==> flow/design.v <==
module cordic(
    input signed [29:0] i_angle,
    input i_clk,
    input i_rst,
    input i_start,
    output signed [29:0] o_sin,
    output signed [29:0] o_cos,
    output o_done
);
localparam WD_EXT = 28;
localparam WD_INT = 62;
localparam START_VAL = 64'h26dd3b6a10d79a00;
localparam max_i = 8'd62;
reg signed [WD_INT+1:0] x;
reg signed [WD_INT+1:0] y; 
reg signed [WD_INT+1:0] z; 
reg signed [WD_INT+1:0] angle;
reg done;
assign o_done = done;
assign o_sin = y[(WD_INT+1):(WD_INT-WD_EXT)];
assign o_cos = x[(WD_INT+1):(WD_INT-WD_EXT)];
reg [7:0] i;
reg [7:0] state;
localparam 
    s_rst = 8'b0,
    s_work = 8'b1;
wire [WD_INT+1:0] atan [WD_INT:0];
assign atan[0] = 	63'h3243f6a8885a3000;
assign atan[1] = 	63'h1dac670561bb4f00;
assign atan[2] = 	63'hfadbafc96406e80;
assign atan[3] = 	63'h7f56ea6ab0bdb80;
assign atan[4] = 	63'h3feab76e59fbd40;
assign atan[5] = 	63'h1ffd55bba976250;
assign atan[6] = 	63'hfffaaadddb94d8;
assign atan[7] = 	63'h7fff5556eeea5c;
assign atan[8] = 	63'h3fffeaaab7776e;
assign atan[9] = 	63'h1ffffd5555bbbc;
assign atan[10] = 	63'hfffffaaaaadde;
assign atan[11] = 	63'h7fffff555556e;
assign atan[12] = 	63'h3fffffeaaaaaa;
assign atan[13] = 	63'h1ffffffd55554;
assign atan[14] = 	63'hfffffffaaaaa;
assign atan[15] = 	63'h7fffffff5554;
assign atan[16] = 	63'h3fffffffeaaa;
assign atan[17] = 	63'h1ffffffffd54;
assign atan[18] = 	63'hfffffffffaa;
assign atan[19] = 	63'h7fffffffff4;
assign atan[20] = 	63'h3fffffffffe;
assign atan[21] = 	63'h1fffffffffe;
assign atan[22] = 	63'hfffffffffe;
assign atan[23] = 	63'h7ffffffffe;
assign atan[24] = 	63'h3ffffffffe;
assign atan[25] = 	63'h1ffffffffe;
assign atan[26] = 	63'hffffffffe;
assign atan[27] = 	63'h800000000;
assign atan[28] = 	63'h400000000;
assign atan[29] = 	63'h200000000;
assign atan[30] = 	63'h100000000;
assign atan[31] = 	63'h80000000;
assign atan[32] = 	63'h40000000;
assign atan[33] = 	63'h20000000;
assign atan[34] = 	63'h10000000;
assign atan[35] = 	63'h8000000;
assign atan[36] = 	63'h4000000;
assign atan[37] = 	63'h2000000;
assign atan[38] = 	63'h1000000;
assign atan[39] = 	63'h800000;
assign atan[40] = 	63'h400000;
assign atan[41] = 	63'h200000;
assign atan[42] = 	63'h100000;
assign atan[43] = 	63'h80000;
assign atan[44] = 	63'h40000;
assign atan[45] = 	63'h20000;
assign atan[46] = 	63'h10000;
assign atan[47] = 	63'h8000;
assign atan[48] = 	63'h4000;
assign atan[49] = 	63'h2000;
assign atan[50] = 	63'h1000;
assign atan[51] = 	63'h800;
assign atan[52] = 	63'h400;
assign atan[53] = 	63'h200;
assign atan[54] = 	63'h100;
assign atan[55] = 	63'h80;
assign atan[56] = 	63'h40;
assign atan[57] = 	63'h20;
assign atan[58] = 	63'h10;
assign atan[59] = 	63'h8;
assign atan[60] = 	63'h4;
assign atan[61] = 	63'h2;
assign atan[62] = 	63'h1;
always @(posedge i_clk) begin
    if(i_rst) begin
        x <= 0;
        y <= 0;
        done <= 0;
        i <= 0;
        state <= s_rst;
    end
    else begin
        case (state)
            s_rst: begin
                if(i_start) begin
                    angle <= i_angle <<< (WD_INT-WD_EXT);
                    state <= s_work;
                    i <= 0;
                    x <= START_VAL;
                    y <= 0;
                    z <= 0;
                    done <= 0;
                end
            end
            s_work: begin
                if (z<=angle) begin
                    z <= z + atan[i];
                    x <= x - (y>>>i);
                    y <= y + (x>>>i);
                end
                else begin
                    z <= z - atan[i];
                    x <= x + (y>>>i);
                    y <= y - (x>>>i);
                end
                i <= i+1;
                if(i == max_i) begin
                    done <= 1'b1;
                    state <= s_rst;
                end
            end
        endcase
    end
end
endmodule
### Step by step through the tools: cordic

Tool output for the design above, in the order of the flow.
Line numbers count from 1 in the design file above.
Cell names lack the library's common part.
A cell with -- has no value.

| design | value |
|---|---|
| top | cordic |
| clock | i_clk |
| cell library | sky130hd |
| corner | tt_025C_1v80 |

### Word level

Yosys after proc, flatten, opt, wreduce and memory -nomap, before mapping. Memory bits, and registers merged into a memory's read port (data or address), are not among the register bits. Print and check cells are not counted. Equal cells are merged and count once.

| bit counts | value |
|---|---|
| flip-flop bits (word level) | 239 |
| bits of input ports | 33 |

| operators by class | value |
|---|---|
| multiplexer cells | 23 |
| bitwise logic cells | 1 |
| eq/ne operators | 66 |
| order comparisons | 1 |
| add/subtract/negate cells | 7 |
| reductions and logical operators | 7 |
| shift-type cells | 2 |

Operators with widths:

| operator | count |
|---|---|
| parallel mux 64 bit (select 63 bit) | 1 |
| two-way mux 64 bit | 11 |
| parallel mux 64 bit (select 2 bit) | 3 |
| adder 64 bit | 3 |
| subtractor 64 bit | 3 |
| equality test 6 bit with constant B | 31 |
| >>> shifter 64 x 8 -> 64 bit | 2 |
| equality test 6 x 5 -> 1 bit with constant B | 16 |
| less-or-equal comparator 64 bit | 1 |
| equality test 6 x 4 -> 1 bit with constant B | 8 |
| parallel mux 8 bit (select 2 bit) | 2 |
| equality test 6 x 3 -> 1 bit with constant B | 4 |
| two-way mux 8 bit | 3 |
| equality test 6 x 2 -> 1 bit with constant B | 2 |
| AND reduction 3 bit | 3 |
| adder 8 x 1 -> 8 bit with constant B | 1 |
| equality test 8 x 1 -> 1 bit with constant B | 1 |
| equality test 8 x 6 -> 1 bit with constant B | 1 |
| logical NOT 8 bit | 1 |
| equality test 6 x 1 -> 1 bit with constant B | 1 |
| logical NOT 6 bit | 1 |
| != test 2 bit with constant B | 2 |
| AND reduction 2 bit | 1 |
| nonzero test 2 bit | 1 |
| parallel mux 1 bit (select 2 bit) | 1 |
| two-way mux 1 bit | 2 |
| inverter 1 bit | 1 |

### Depth

Yosys ltp: most cells in a row. Word level: on the elaborated netlist, between registers, memories and ports. Mapped: between sequential cells and ports; inverters and the memories' decode and read muxes count.

| logic depth | value |
|---|---|
| depth in word-level cells | 8 |
| ABC_AREA | 0 |
| mapped depth | 39 |
| gate-level depth less buffers | 31 |

### Synthesis result

Source: synth_stat.txt of the flow (Yosys; design flattened, memories mapped). It holds for the ABC_AREA given above (unset counts as 0); a run with the other value may have another netlist.

Cells by type:

| cell type | count | total area (um^2) |
|---|---|---|
| ha_1 | 232 | 2.9E+03 |
| edfxtp_1 | 94 | 2.82E+03 |
| dfxtp_1 | 139 | 2.78E+03 |
| nor2_1 | 534 | 2E+03 |
| a21oi_1 | 356 | 1.78E+03 |
| xnor2_1 | 198 | 1.73E+03 |
| nand2_1 | 411 | 1542.73 |
| o21ai_0 | 296 | 1.48E+03 |
| xor2_1 | 151 | 1.32E+03 |
| a21o_1 | 134 | 1.01E+03 |
| mux2i_1 | 88 | 880.845 |
| mux2_2 | 77 | 867.082 |
| nor3_1 | 151 | 755.725 |
| a22oi_1 | 100 | 750.72 |
| o22ai_1 | 108 | 675.648 |
| nand3_1 | 131 | 655.629 |
| clkbuf_1 | 164 | 615.59 |
| buf_4 | 74 | 555.533 |

Not listed: further types 102, cells in them 1261.

| synthesis totals | value |
|---|---|
| buffers | 344 |
| chip area (Yosys) | 34569.4 um^2 |
| mapped cells | 4699 |
| mapped flip-flops | 233 |
| sequential part of the area | 5605.4 um^2 |

### Timing after synthesis

Source: OpenSTA report_checks on the synthesized netlist (no wires, ideal clock, input and output delay 20% of the period each), path of least setup slack; recovery checks are left aside. Register names are those of the netlist, which keeps one name where synthesis merged equal registers.

| path after synthesis | value |
|---|---|
| path kind | register -> register |
| start point | reg i[0] |
| end point | reg z[56] |
| buffers on the path | 7 |
| path slack | 3.260 ns |
| path delay | 7.740 ns |
| time at the first pin | 0.000 ns |
| stages on the path | 37 |
| period | 11.0 ns |
| arrival time | 7.474 ns |
| required time | 10.734 ns |
| setup time | 0.266 ns |
| synthesis period reached | 7.74 ns |

"path delay" is the arrival time less input delay plus setup time.
"stages on the path" counts driving pins, that of a launching flip-flop among them; a cell with two outputs on the path counts twice.
"synthesis period reached" is the clock period less the worst setup slack; recovery checks do not enter. This is arithmetic on one report: input and output delays are still those of the set period (20% each).
Between the ends stands the longest chain of elaborated cells between them, by number of cells; it is not shown to be the way that was timed. Of several equally long chains one is given.
A line is the first line of the expression or statement that the cell stems from. Yosys adds cells for indexed reads and writes and turns some case tables into memories.
At most two assigning lines are given for a register; there are more.

| between the ends, after synthesis | value |
|---|---|
| cells stage by stage | dfxtp_1 buf_6 buf_8 buf_8 buf_8 buf_6 buf_6 buf_8 inv_1 ha_1 or2_2 nand3_1 nand2_1 a2111oi_0 and4b_1 and3_1 nand3_1 nor3_1 and2_1 nand2_1 o21ai_0 xnor2_1 ha_1 a21o_1 a21o_1 a31oi_1 o211ai_1 a21o_1 a221oi_1 a41oi_1 a21oi_1 o21ai_0 a211o_1 a31o_2 a221oi_1 xor2_1 nor2_1 |
| length of the longest elaborated chain | 8 |
| elaborated cells on any way between the ends | 74 |

Ends and longest elaborated chain, after synthesis:

| element | RTL line | RTL |
|---|---|---|
| start, declared | 22 | `reg [7:0] i;` |
| start, assigned | 96 | `i <= 0;` |
| start, assigned | 123 | `i <= i+1;` |
| equality test 6 bit | 119 | `z <= z - atan[i];` |
| parallel mux 64 bit (select 63 bit) | 119 |  |
| two-way mux 64 bit | 113 | `if (z<=angle) begin` |
| two-way mux 64 bit | 100 | `case (state)` |
| two-way mux 64 bit | 92 | `if(i_rst) begin` |
| subtractor 64 bit | 119 |  |
| two-way mux 64 bit | 113 |  |
| parallel mux 64 bit (select 2 bit) | 100 |  |
| end, assigned | 114 | `z <= z + atan[i];` |
| end, assigned | 119 |  |
| end, declared | 16 | `reg signed [WD_INT+1:0] z;` |

### Worst path after layout

Path of least setup slack in the final report of job 1 (OpenROAD, finished layout, wires in). Where an end is a register, its clock arrival counts in the times.

| path post-layout | value |
|---|---|
| path kind | register -> register |
| start point | reg i[1] |
| end point | reg x[62] |
| path slack | -0.60 ns |
| setup time | 0.11 ns |
| period | 11.4 ns |
| required time | 11.92 ns |
| stages on the path | 30 |
| time at the first pin | 0.62 ns |
| buffers on the path | 6 |
| arrival time | 12.52 ns |

Between the ends stands the longest chain of elaborated cells between them, by number of cells; it is not shown to be the way that was timed. Of several equally long chains one is given.
At most two assigning lines are given for a register; there are more.

| between the ends, post-layout | value |
|---|---|
| cells stage by stage | dfxtp_1 buf_4 buf_2 buf_2 buf_2 buf_2 buf_1 mux4_2 nand2_1 a21oi_1 a2111oi_2 o31ai_1 o21ai_2 nand4_4 nor4b_4 and2_1 a31o_2 xor2_1 ha_1 nand4_1 nor4_1 nand4_1 a211oi_1 o21ai_0 a21oi_1 nor4_1 o31ai_1 a21oi_1 xnor2_1 a22o_1 |
| length of the longest elaborated chain | 4 |
| elaborated cells on any way between the ends | 5 |

Ends and longest elaborated chain, post-layout:

| element | RTL line | RTL |
|---|---|---|
| start, declared | 22 | `reg [7:0] i;` |
| start, assigned | 96 | `i <= 0;` |
| start, assigned | 123 | `i <= i+1;` |
| >>> shifter 64 x 8 -> 64 bit | 120 | `x <= x + (y>>>i);` |
| adder 64 bit | 120 |  |
| two-way mux 64 bit | 113 | `if (z<=angle) begin` |
| parallel mux 64 bit (select 2 bit) | 100 | `case (state)` |
| end, assigned | 115 | `x <= x - (y>>>i);` |
| end, assigned | 120 |  |
| end, declared | 14 | `reg signed [WD_INT+1:0] x;` |

## Implementation results

Settings and measured results of 3 stored flow runs for module cordic (sky130hd), not sorted in any way. The constraints put input and output delay at 20% of the set period each and load the outputs with 0.01 pF.
"reached clock period" means the clock period less the worst setup slack. The figure is calculated, with input and output delays left at 20% of the set period.
By "total power of the final layout" is meant OpenSTA's value without simulated activity: inputs other than the clock are taken to toggle once in ten clock periods, and the tool carries that through the logic.
Among the settings, . means not set for that run.
Results: . = not shown.

| stored run | CELL_PAD_IN_SITES_DETAIL_PLACEMENT | CELL_PAD_IN_SITES_GLOBAL_PLACEMENT | CORE_UTILIZATION | CTS_CLUSTER_DIAMETER | GPL_TIMING_DRIVEN | MAX_ROUTING_LAYER | PLACE_DENSITY | SETUP_SLACK_MARGIN | SLEW_MARGIN | TNS_END_PERCENT | period_ns | CAP_MARGIN | CORE_MARGIN | CTS_CLUSTER_SIZE | MIN_ROUTING_LAYER | CORE_ASPECT_RATIO | synthesized cell area (um^2) | total die area (um^2) | standard-cell area of the final layout (um^2) | worst setup slack after layout (ns) | total negative slack on setup checks (ns) | worst hold slack in the final report (ns) | total power of the final layout (uW) | reached clock period (ns) |
|---|---|---|---|---|---|---|---|---|---|---|---|---|---|---|---|---|---|---|---|---|---|---|---|---|
| job 1 | 1 | 0 | 33 | 272 | 0 | met5 | 0.61 | -0.55 | 30 | 85 | 11.4 | 20 | 2 | . | . | . | 34569.4 | 107361.0 | 39441.6 | -0.604 | -5.025 | 0.496 | 7558 | 12.004 |
| job 2 | . | . | 58 | 358 | . | . | . | . | 0 | 70 | 11.0 | 20 | 7 | 88 | met2 | . | . | . | . | . | . | . | . | . |
| job 3 | . | . | 58 | 225 | . | . | . | 1.5 | 25 | 70 | 12.0 | 20 | 7 | 88 | met2 | 0.78 | . | . | . | . | . | . | . | . |

Job 2: no final report: routing broke off with GRT-0116
Job 3: no final report: routing broke off with GRT-0116
